==> flow/design.v <==
module izhikevich_neuron #(parameter DT = 16'h0100)  
(
    input wire clk,
    input wire rst,
    input wire [15:0] I,           
    output reg spike               
);
    reg signed [15:0] v, u;
    wire signed [15:0] a = 16'h0051;    
    wire signed [15:0] b = 16'h0200;    
    wire signed [15:0] c = -16'sd16640;  
    wire signed [15:0] d = 16'h0800;    
    wire signed [15:0] v_sq;
    wire signed [15:0] term1, term2, term3, dv_raw, du_raw;
    wire signed [15:0] bv;
    localparam signed [15:0] V_THRESH = 16'd7680;  
    cordic_mult sq_v (.x(v), .y(v), .out(v_sq));
    cordic_mult mul_004 (.x(16'h0148), .y(v_sq), .out(term1));
    cordic_mult mul_5v (.x(16'h0500), .y(v), .out(term2));
    assign term3 = 16'd35840;  
    assign dv_raw = term1 + term2 + term3 - u + I;
    cordic_mult mul_bv (.x(b), .y(v), .out(bv));
    assign du_raw = (bv - u);
    wire signed [15:0] du;
    cordic_mult mul_a (.x(a), .y(du_raw), .out(du));
    wire signed [31:0] dv_dt = dv_raw * $signed(DT);
    wire signed [31:0] du_dt = du * $signed(DT);
    always @(posedge clk or posedge rst) begin
        if (rst) begin
            v <= c;
            u <= 0;
            spike <= 0;
        end else begin
            if (v >= V_THRESH) begin
                v <= c;
                u <= u + d;
                spike <= 1;
            end else begin
                v <= v + dv_dt[23:8];  
                u <= u + du_dt[23:8];
                spike <= 0;
            end
        end
    end
endmodule
module cordic_mult(
    input signed [15:0] x,
    input signed [15:0] y,
    output signed [15:0] out
);
    wire signed [31:0] temp;
    assign temp = x * y;
    assign out = temp[23:8];  
endmodule
Memo
Re: synthesis data of izhikevich_neuron

Step by step through the tools: izhikevich_neuron
Tool output for the design above before and after an edit, in the order of the flow.
"unedited" refers to lines of the RTL above, "edited" to lines of the edited file.
"difference" is "edited" less "unedited", of the values as shown; "rel. change" is that difference over "unedited", in percent.
Operators: Yosys type, input widths -> output width; for muxes data width and select width s.
A cell with n/a has no value.
- top module: izhikevich_neuron
- clock input: clk
- cell library: sky130hd
- timing corner: tt_025C_1v80

The edit
The edit as a unified diff against the file above.
The edited RTL no longer does the same as the RTL above: the edit was made by script, with no optimisation intended.
begin of diff
@@ -19,5 +19,5 @@
     cordic_mult mul_5v (.x(16'h0500), .y(v), .out(term2));
     assign term3 = 16'd35840;  
-    assign dv_raw = term1 + term2 + term3 - u + I;
+    assign dv_raw = term1 * term2 + term3 - u + I;
     cordic_mult mul_bv (.x(b), .y(v), .out(bv));
     assign du_raw = (bv - u);
end of diff

After elaboration
Yosys after proc, flatten, opt, wreduce and memory -nomap, before mapping. Enables and synchronous resets that opt folds into registers are not counted as muxes. Memory bits, and registers merged into a memory's read port (data or address), are not among the register bits. Print and check cells are not counted. Equal cells are merged and count once.
- word-level totals (what ; unedited ; edited ; difference ; rel. change (%)):
    register bits ; 33 ; 33 ; 0 ; 0.00
    bits of input ports ; 18 ; 18 ; 0 ; 0.00
    output and inout bits ; 1 ; 1 ; 0 ; 0.00
    cells after elaboration ; 19 ; 19 ; 0 ; 0.00
- cells by class (what ; unedited ; edited ; difference ; rel. change (%)):
    $lt $le $gt $ge ; 1 ; 1 ; 0 ; 0.00
    muxes and demuxes ; 3 ; 3 ; 0 ; 0.00
    multiply operators ; 4 ; 5 ; +1 ; +25.00
    $add $sub $neg ; 8 ; 7 ; -1 ; -12.50
- operator list (kind ; unedited ; edited ; difference ; rel. change (%)):
    $add 16x16->16 ; 4 ; 3 ; -1 ; -25.00
    $mul 16x16->16 ; 0 ; 1 ; +1 ; n/a
    $mux 16 ; 2 ; 2 ; 0 ; 0.00
    $sub 16x16->16 ; 2 ; 2 ; 0 ; 0.00
    $add 16x13->16 const B ; 1 ; 1 ; 0 ; 0.00
    $add 16x16->16 const B ; 1 ; 1 ; 0 ; 0.00
    $ge 16x14->1 const B ; 1 ; 1 ; 0 ; 0.00
    $mul 16x16->24 ; 1 ; 1 ; 0 ; 0.00
    $mul 4x16->16 const A ; 1 ; 1 ; 0 ; 0.00
    $mul 7x16->21 const A ; 1 ; 1 ; 0 ; 0.00
    $mul 8x16->24 const A ; 1 ; 1 ; 0 ; 0.00
    $mux 1 ; 1 ; 1 ; 0 ; 0.00

Longest topological paths
Yosys ltp: most cells in a row. Word level: on the elaborated netlist, between registers, memories and ports. Mapped: between sequential cells and ports; inverters and the memories' decode and read muxes count.
- depth (what ; unedited ; edited ; difference ; rel. change (%)):
    depth after elaboration ; 8 ; 8 ; 0 ; 0.00
    ABC_AREA ; 0 ; 0 ; n/a ; n/a
    depth in mapped cells ; 49 ; 65 ; +16 ; +32.65
    gate-level depth less buffers ; 47 ; 64 ; +17 ; +36.17

Synthesis result
The flow's flattened synthesis, as Yosys stat reports it; memories are mapped. The netlist is that of the ABC_AREA named above (0 if unset); the other value can give another one.
- cells by type (type ; unedited ; edited ; difference ; rel. change (%)):
    sky130_fd_sc_hd__fa_1 ; 252 ; 316 ; +64 ; +25.40
    sky130_fd_sc_hd__ha_1 ; 249 ; 301 ; +52 ; +20.88
    sky130_fd_sc_hd__and2_1 ; 47 ; 96 ; +49 ; +104.26
    sky130_fd_sc_hd__nor2_1 ; 64 ; 108 ; +44 ; +68.75
    sky130_fd_sc_hd__nand2_1 ; 93 ; 135 ; +42 ; +45.16
    sky130_fd_sc_hd__xor2_1 ; 25 ; 41 ; +16 ; +64.00
    sky130_fd_sc_hd__inv_1 ; 467 ; 475 ; +8 ; +1.71
    sky130_fd_sc_hd__xnor2_1 ; 91 ; 99 ; +8 ; +8.79
    sky130_fd_sc_hd__o21ai_0 ; 30 ; 38 ; +8 ; +26.67
    sky130_fd_sc_hd__clkbuf_1 ; 24 ; 32 ; +8 ; +33.33
    sky130_fd_sc_hd__nand4_1 ; 7 ; 2 ; -5 ; -71.43
    sky130_fd_sc_hd__a21oi_1 ; 53 ; 57 ; +4 ; +7.55
    sky130_fd_sc_hd__nor2b_1 ; 20 ; 24 ; +4 ; +20.00
    sky130_fd_sc_hd__nand3_1 ; 18 ; 14 ; -4 ; -22.22
    sky130_fd_sc_hd__nand2b_1 ; 12 ; 16 ; +4 ; +33.33
    sky130_fd_sc_hd__and3_1 ; 8 ; 12 ; +4 ; +50.00
    sky130_fd_sc_hd__a31oi_1 ; 6 ; 10 ; +4 ; +66.67
    sky130_fd_sc_hd__nor3b_1 ; 4 ; 0 ; -4 ; -100.00
Not every row of either side is listed.
- mapped netlist (what ; unedited ; edited ; difference ; rel. change (%)):
    cells in the netlist ; 1637 ; 1956 ; +319 ; +19.49
    buffers ; 25 ; 35 ; +10 ; +40.00
    flip-flop cells ; 33 ; 33 ; 0 ; 0.00
    sequential part of the area (µm²) ; 834.6 ; 834.6 ; 0.0 ; 0.00
    mapped area (µm²) ; 14642.8 ; 17765.8 ; +3123.0 ; +21.33
By module: a second synthesis without flattening, with its own total; a netlist apart from the flattened one above.
- second synthesis, totals (what ; unedited ; edited ; difference ; rel. change (%)):
    cell total of the unflattened synthesis ; 4765 ; 5192 ; +427 ; +8.96
    area total of the unflattened synthesis (µm²) ; 41788.8 ; 45429.8 ; +3641.0 ; +8.71
Each row is one instance without its submodules.
- by module, unedited (module ; seq. area (µm²) ; area (µm²) ; cells ; instances):
    cordic_mult ; 0.0 ; 7409.6 ; 847 ; 5
    izhikevich_neuron ; 834.6 ; 4740.8 ; 530 ; 1
- by module, edited (module ; seq. area (µm²) ; area (µm²) ; cells ; instances):
    cordic_mult ; 0.0 ; 7494.7 ; 861 ; 5
    izhikevich_neuron ; 834.6 ; 7956.4 ; 887 ; 1

Worst setup path after synthesis
OpenSTA on the mapped netlist: ideal clock, no wires. The path of least setup slack (recovery checks aside). Input and output delay are each 20% of the period. Register names are those of the netlist, which keeps one name where synthesis merged equal registers.
- timing post-synthesis (what ; unedited ; edited ; difference ; rel. change (%)):
    path kind ; register -> register ; register -> register ; n/a ; n/a
    start ; register v[11] ; register v[8] ; n/a ; n/a
    end ; register v[15] ; register v[15] ; n/a ; n/a
    path delay (ns) ; 11.545 ; 13.785 ; +2.240 ; +19.40
    clock period (ns) ; 12.0 ; 12.0 ; 0.0 ; 0.00
    library setup time (ns) ; 0.084 ; 0.090 ; +0.006 ; n/a
    stages ; 47 ; 58 ; +11 ; +23.40
    setup slack (ns) ; 0.455 ; -1.785 ; -2.240 ; n/a
    launch time at the first pin (ns) ; 0.000 ; 0.000 ; 0.000 ; n/a
    arrival time (ns) ; 11.461 ; 13.695 ; +2.234 ; +19.49
    required time (ns) ; 11.916 ; 11.910 ; -0.006 ; -0.05
    path buffers ; 2 ; 1 ; -1 ; -50.00
    period reached after synthesis (ns) ; 11.545 ; 13.785 ; +2.240 ; +19.40
"path delay" = arrival - input delay + setup time.
"stages" counts driving pins, that of a launching flip-flop among them; a cell with two outputs on the path counts twice.
"period reached after synthesis" is the clock period less the worst setup slack; recovery checks do not enter. This is arithmetic on one report: input and output delays are still those of the set period (20% each).
The rows between start and end are the longest chain of elaborated cells between them; the timing report does not say that the signal goes this way. Where chains are equally long, one stands for them.
A line is the first line of the expression or statement that the cell stems from. Yosys adds cells for indexed reads and writes and turns some case tables into memories.
At most two assigning lines are given for a register; there are more.
Between the ends, post-synthesis, unedited:
- cell sequence: sky130_fd_sc_hd__dfstp_2 > sky130_fd_sc_hd__clkbuf_1 > sky130_fd_sc_hd__nand2_1 > sky130_fd_sc_hd__fa_1 > sky130_fd_sc_hd__fa_1 > sky130_fd_sc_hd__fa_1 > sky130_fd_sc_hd__inv_1 > sky130_fd_sc_hd__fa_1 > sky130_fd_sc_hd__fa_1 > sky130_fd_sc_hd__inv_1 > sky130_fd_sc_hd__fa_1 > sky130_fd_sc_hd__inv_1 > sky130_fd_sc_hd__ha_1 > sky130_fd_sc_hd__clkbuf_1 > sky130_fd_sc_hd__a21o_1 > sky130_fd_sc_hd__a21oi_1 > sky130_fd_sc_hd__o21bai_1 > sky130_fd_sc_hd__a21o_1 > (+11 left out) > sky130_fd_sc_hd__a21oi_1 > sky130_fd_sc_hd__nand3b_1 > sky130_fd_sc_hd__a21oi_1 > sky130_fd_sc_hd__xnor2_1 > sky130_fd_sc_hd__fa_1 > sky130_fd_sc_hd__fa_1 > sky130_fd_sc_hd__inv_1 > sky130_fd_sc_hd__fa_1 > sky130_fd_sc_hd__fa_1 > sky130_fd_sc_hd__inv_1 > sky130_fd_sc_hd__ha_1 > sky130_fd_sc_hd__or2_2 > sky130_fd_sc_hd__a21oi_1 > sky130_fd_sc_hd__a31oi_1 > sky130_fd_sc_hd__a31oi_1 > sky130_fd_sc_hd__xnor2_1 > sky130_fd_sc_hd__xnor3_1 > sky130_fd_sc_hd__or2_2
- length of the longest elaborated chain: 8
- elaborated cells between the ends (all ways) at 10
- noted RTL lines with such cells: 4
- those cells by class: 5 x add/sub; 3 x mul; 1 x compare; 1 x mux
- RTL lines, path post-synthesis, unedited (what ; line ; text):
    start: declaration ; 8 ; reg signed [15:0] v, u;
    start: assignment ; 30 ; v <= c;
    start: assignment ; 35 ; v <= c;
    $mul 16x16->24 ; 52 ; assign temp = x * y;
    $mul 7x16->21 ; 52 ;
    $add 16x16->16 (2 in a row) ; 21 ; assign dv_raw = term1 + term2 + term3 - u + I;
    $sub 16x16->16 ; 21 ;
    $add 16x16->16 ; 21 ;
    $add 16x16->16 ; 39 ; v <= v + dv_dt[23:8];
    $mux 16 ; 34 ; if (v >= V_THRESH) begin
    end: assignment ; 30 ;
    end: assignment ; 35 ;
    end: declaration ; 8 ;
Between the ends, post-synthesis, edited:
- cell sequence: sky130_fd_sc_hd__dfstp_2 > sky130_fd_sc_hd__clkbuf_1 > sky130_fd_sc_hd__clkinv_1 > sky130_fd_sc_hd__nor2_1 > sky130_fd_sc_hd__fa_1 > sky130_fd_sc_hd__inv_1 > sky130_fd_sc_hd__fa_1 > sky130_fd_sc_hd__inv_1 > sky130_fd_sc_hd__fa_1 > sky130_fd_sc_hd__fa_1 > sky130_fd_sc_hd__fa_1 > sky130_fd_sc_hd__inv_1 > sky130_fd_sc_hd__fa_1 > sky130_fd_sc_hd__inv_1 > sky130_fd_sc_hd__ha_1 > sky130_fd_sc_hd__or3_1 > sky130_fd_sc_hd__o211ai_1 > sky130_fd_sc_hd__and4b_1 > (+22 left out) > sky130_fd_sc_hd__fa_1 > sky130_fd_sc_hd__fa_1 > sky130_fd_sc_hd__fa_1 > sky130_fd_sc_hd__inv_1 > sky130_fd_sc_hd__fa_1 > sky130_fd_sc_hd__ha_1 > sky130_fd_sc_hd__xor2_1 > sky130_fd_sc_hd__xnor2_1 > sky130_fd_sc_hd__xnor2_1 > sky130_fd_sc_hd__xnor2_1 > sky130_fd_sc_hd__xnor2_1 > sky130_fd_sc_hd__xnor3_1 > sky130_fd_sc_hd__xnor3_1 > sky130_fd_sc_hd__xnor3_1 > sky130_fd_sc_hd__xnor3_1 > sky130_fd_sc_hd__xor2_1 > sky130_fd_sc_hd__xnor2_1 > sky130_fd_sc_hd__nand2_1
- length of the longest elaborated chain: 8
- elaborated cells between the ends (all ways) at 10
- noted RTL lines with such cells: 4
- those cells by class: 4 x add/sub; 4 x mul; 1 x compare; 1 x mux
- RTL lines, path post-synthesis, edited (what ; line ; text):
    start: declaration ; 8 ; reg signed [15:0] v, u;
    start: assignment ; 30 ; v <= c;
    start: assignment ; 35 ; v <= c;
    $mul 16x16->24 ; 52 ; assign temp = x * y;
    $mul 7x16->21 ; 52 ;
    $mul 16x16->16 ; 21 ; assign dv_raw = term1 * term2 + term3 - u + I;
    $add 16x16->16 ; 21 ;
    $sub 16x16->16 ; 21 ;
    $add 16x16->16 ; 21 ;
    $add 16x16->16 ; 39 ; v <= v + dv_dt[23:8];
    $mux 16 ; 34 ; if (v >= V_THRESH) begin
    end: assignment ; 30 ;
    end: assignment ; 35 ;
    end: declaration ; 8 ;

Worst path after layout
From the final timing report of each run of pair A: the path of least setup slack in the routed layout; clock arrival at registers is part of the times.
- timing after layout (what ; unedited ; edited ; difference ; rel. change (%)):
    path kind ; register -> register ; register -> register ; n/a ; n/a
    start ; register v[10] ; register v[8] ; n/a ; n/a
    end ; register v[15] ; register v[15] ; n/a ; n/a
    stages ; 45 ; 55 ; +10 ; +22.22
    path buffers ; 1 ; 3 ; +2 ; +200.00
    arrival time (ns) ; 11.64 ; 13.67 ; +2.03 ; +17.44
    launch time at the first pin (ns) ; 0.29 ; 0.28 ; -0.01 ; -3.45
    clock period (ns) ; 11.7 ; 11.7 ; 0.0 ; 0.00
    library setup time (ns) ; 0.07 ; 0.08 ; +0.01 ; n/a
    setup slack (ns) ; 0.28 ; -1.75 ; -2.03 ; n/a
    required time (ns) ; 11.92 ; 11.92 ; 0.00 ; 0.00
The rows between start and end are the longest chain of elaborated cells between them; the timing report does not say that the signal goes this way. Where chains are equally long, one stands for them.
At most two assigning lines are given for a register; there are more.
Between the ends, after layout, unedited:
- cell sequence: sky130_fd_sc_hd__dfstp_2 > sky130_fd_sc_hd__nand2_2 > sky130_fd_sc_hd__fa_1 > sky130_fd_sc_hd__fa_1 > sky130_fd_sc_hd__fa_1 > sky130_fd_sc_hd__inv_1 > sky130_fd_sc_hd__fa_1 > sky130_fd_sc_hd__fa_1 > sky130_fd_sc_hd__inv_2 > sky130_fd_sc_hd__fa_1 > sky130_fd_sc_hd__inv_2 > sky130_fd_sc_hd__ha_4 > sky130_fd_sc_hd__a21o_1 > sky130_fd_sc_hd__a21oi_4 > sky130_fd_sc_hd__o21bai_1 > sky130_fd_sc_hd__a21o_1 > sky130_fd_sc_hd__o21bai_4 > sky130_fd_sc_hd__xnor2_2 > (+9 left out) > sky130_fd_sc_hd__nor3_2 > sky130_fd_sc_hd__o211ai_1 > sky130_fd_sc_hd__a31o_2 > sky130_fd_sc_hd__a21oi_1 > sky130_fd_sc_hd__xnor2_1 > sky130_fd_sc_hd__ha_1 > sky130_fd_sc_hd__fa_1 > sky130_fd_sc_hd__inv_1 > sky130_fd_sc_hd__fa_1 > sky130_fd_sc_hd__fa_1 > sky130_fd_sc_hd__inv_1 > sky130_fd_sc_hd__ha_2 > sky130_fd_sc_hd__a21oi_2 > sky130_fd_sc_hd__a31oi_2 > sky130_fd_sc_hd__a31oi_1 > sky130_fd_sc_hd__xnor2_1 > sky130_fd_sc_hd__xnor3_1 > sky130_fd_sc_hd__or2_4
- length of the longest elaborated chain: 8
- elaborated cells between the ends (all ways) at 10
- noted RTL lines with such cells: 4
- those cells by class: 5 x add/sub; 3 x mul; 1 x compare; 1 x mux
- RTL lines, path after layout, unedited (what ; line ; text):
    start: declaration ; 8 ; reg signed [15:0] v, u;
    start: assignment ; 30 ; v <= c;
    start: assignment ; 35 ; v <= c;
    $mul 16x16->24 ; 52 ; assign temp = x * y;
    $mul 7x16->21 ; 52 ;
    $add 16x16->16 (2 in a row) ; 21 ; assign dv_raw = term1 + term2 + term3 - u + I;
    $sub 16x16->16 ; 21 ;
    $add 16x16->16 ; 21 ;
    $add 16x16->16 ; 39 ; v <= v + dv_dt[23:8];
    $mux 16 ; 34 ; if (v >= V_THRESH) begin
    end: assignment ; 30 ;
    end: assignment ; 35 ;
    end: declaration ; 8 ;
Between the ends, after layout, edited:
- cell sequence: sky130_fd_sc_hd__dfstp_2 > sky130_fd_sc_hd__buf_12 > sky130_fd_sc_hd__clkinv_4 > sky130_fd_sc_hd__nor2_4 > sky130_fd_sc_hd__fa_1 > sky130_fd_sc_hd__inv_1 > sky130_fd_sc_hd__fa_1 > sky130_fd_sc_hd__inv_1 > sky130_fd_sc_hd__fa_1 > sky130_fd_sc_hd__fa_1 > sky130_fd_sc_hd__fa_1 > sky130_fd_sc_hd__inv_1 > sky130_fd_sc_hd__fa_1 > sky130_fd_sc_hd__inv_1 > sky130_fd_sc_hd__ha_1 > sky130_fd_sc_hd__or3_4 > sky130_fd_sc_hd__o211ai_1 > sky130_fd_sc_hd__and4b_1 > (+19 left out) > sky130_fd_sc_hd__fa_1 > sky130_fd_sc_hd__inv_1 > sky130_fd_sc_hd__fa_1 > sky130_fd_sc_hd__inv_1 > sky130_fd_sc_hd__fa_1 > sky130_fd_sc_hd__inv_1 > sky130_fd_sc_hd__fa_1 > sky130_fd_sc_hd__inv_2 > sky130_fd_sc_hd__ha_4 > sky130_fd_sc_hd__or3_1 > sky130_fd_sc_hd__o211ai_1 > sky130_fd_sc_hd__o21ai_1 > sky130_fd_sc_hd__xnor2_1 > sky130_fd_sc_hd__xnor2_1 > sky130_fd_sc_hd__xnor3_1 > sky130_fd_sc_hd__xor2_1 > sky130_fd_sc_hd__xnor2_1 > sky130_fd_sc_hd__nand2_1
- length of the longest elaborated chain: 8
- elaborated cells between the ends (all ways) at 10
- noted RTL lines with such cells: 4
- those cells by class: 4 x add/sub; 4 x mul; 1 x compare; 1 x mux
- RTL lines, path after layout, edited (what ; line ; text):
    start: declaration ; 8 ; reg signed [15:0] v, u;
    start: assignment ; 30 ; v <= c;
    start: assignment ; 35 ; v <= c;
    $mul 16x16->24 ; 52 ; assign temp = x * y;
    $mul 7x16->21 ; 52 ;
    $mul 16x16->16 ; 21 ; assign dv_raw = term1 * term2 + term3 - u + I;
    $add 16x16->16 ; 21 ;
    $sub 16x16->16 ; 21 ;
    $add 16x16->16 ; 21 ;
    $add 16x16->16 ; 39 ; v <= v + dv_dt[23:8];
    $mux 16 ; 34 ; if (v >= V_THRESH) begin
    end: assignment ; 30 ;
    end: assignment ; 35 ;
    end: declaration ; 8 ;

Measured runs
Runs of the flow (Yosys, OpenROAD) on both versions; the two runs of a pair have the same settings. The constraints put input and output delay at 20% of the set period each and load the outputs with 0.01 pF.
Settings, pair A:
- CORE_UTILIZATION: 40
- noted PLACE_DENSITY: 0.6
- period_ns: 11.7
- CAP_MARGIN at 20
- CORE_MARGIN at 2
- SLEW_MARGIN: 20
- measured results, pair A (what ; unedited ; edited ; difference ; rel. change (%)):
    setup total negative slack (ns) ; 0.000 ; -7.673 ; -7.673 ; n/a
    standard-cell area of the final layout (µm²) ; 16716.0 ; 21884.7 ; +5168.7 ; +30.92
    utilization after layout ; 0.46 ; 0.497 ; +0.037 ; n/a
    full die area (µm²) ; 38153.8 ; 46115.4 ; +7961.6 ; +20.87
    setup slack of the worst path (ns) ; 0.276 ; -1.752 ; -2.028 ; n/a
    area of the synthesized netlist (µm²) ; 14642.8 ; 17765.8 ; +3123.0 ; +21.33
Settings, pair B:
- CAP_MARGIN at 35
- CELL_PAD_IN_SITES_GLOBAL_PLACEMENT at 1
- CORE_UTILIZATION: 35
- noted CTS_CLUSTER_SIZE: 39
- MAX_ROUTING_LAYER: met4
- noted PLACE_DENSITY_LB_ADDON: 0.06
- SETUP_SLACK_MARGIN at 0.08
- period_ns: 10.2
- CORE_MARGIN at 2
- SLEW_MARGIN: 20
- measured results, pair B (what ; unedited ; edited ; difference ; rel. change (%)):
    setup total negative slack (ns) ; -3.618 ; -28.884 ; -25.266 ; n/a
    standard-cell area of the final layout (µm²) ; 19029.5 ; 22799.4 ; +3769.9 ; +19.81
    utilization after layout ; 0.463 ; 0.454 ; -0.009 ; n/a
    full die area (µm²) ; 43488.9 ; 52578.5 ; +9089.6 ; +20.90
    setup slack of the worst path (ns) ; -0.977 ; -3.599 ; -2.622 ; n/a
    area of the synthesized netlist (µm²) ; 14642.8 ; 17765.8 ; +3123.0 ; +21.33
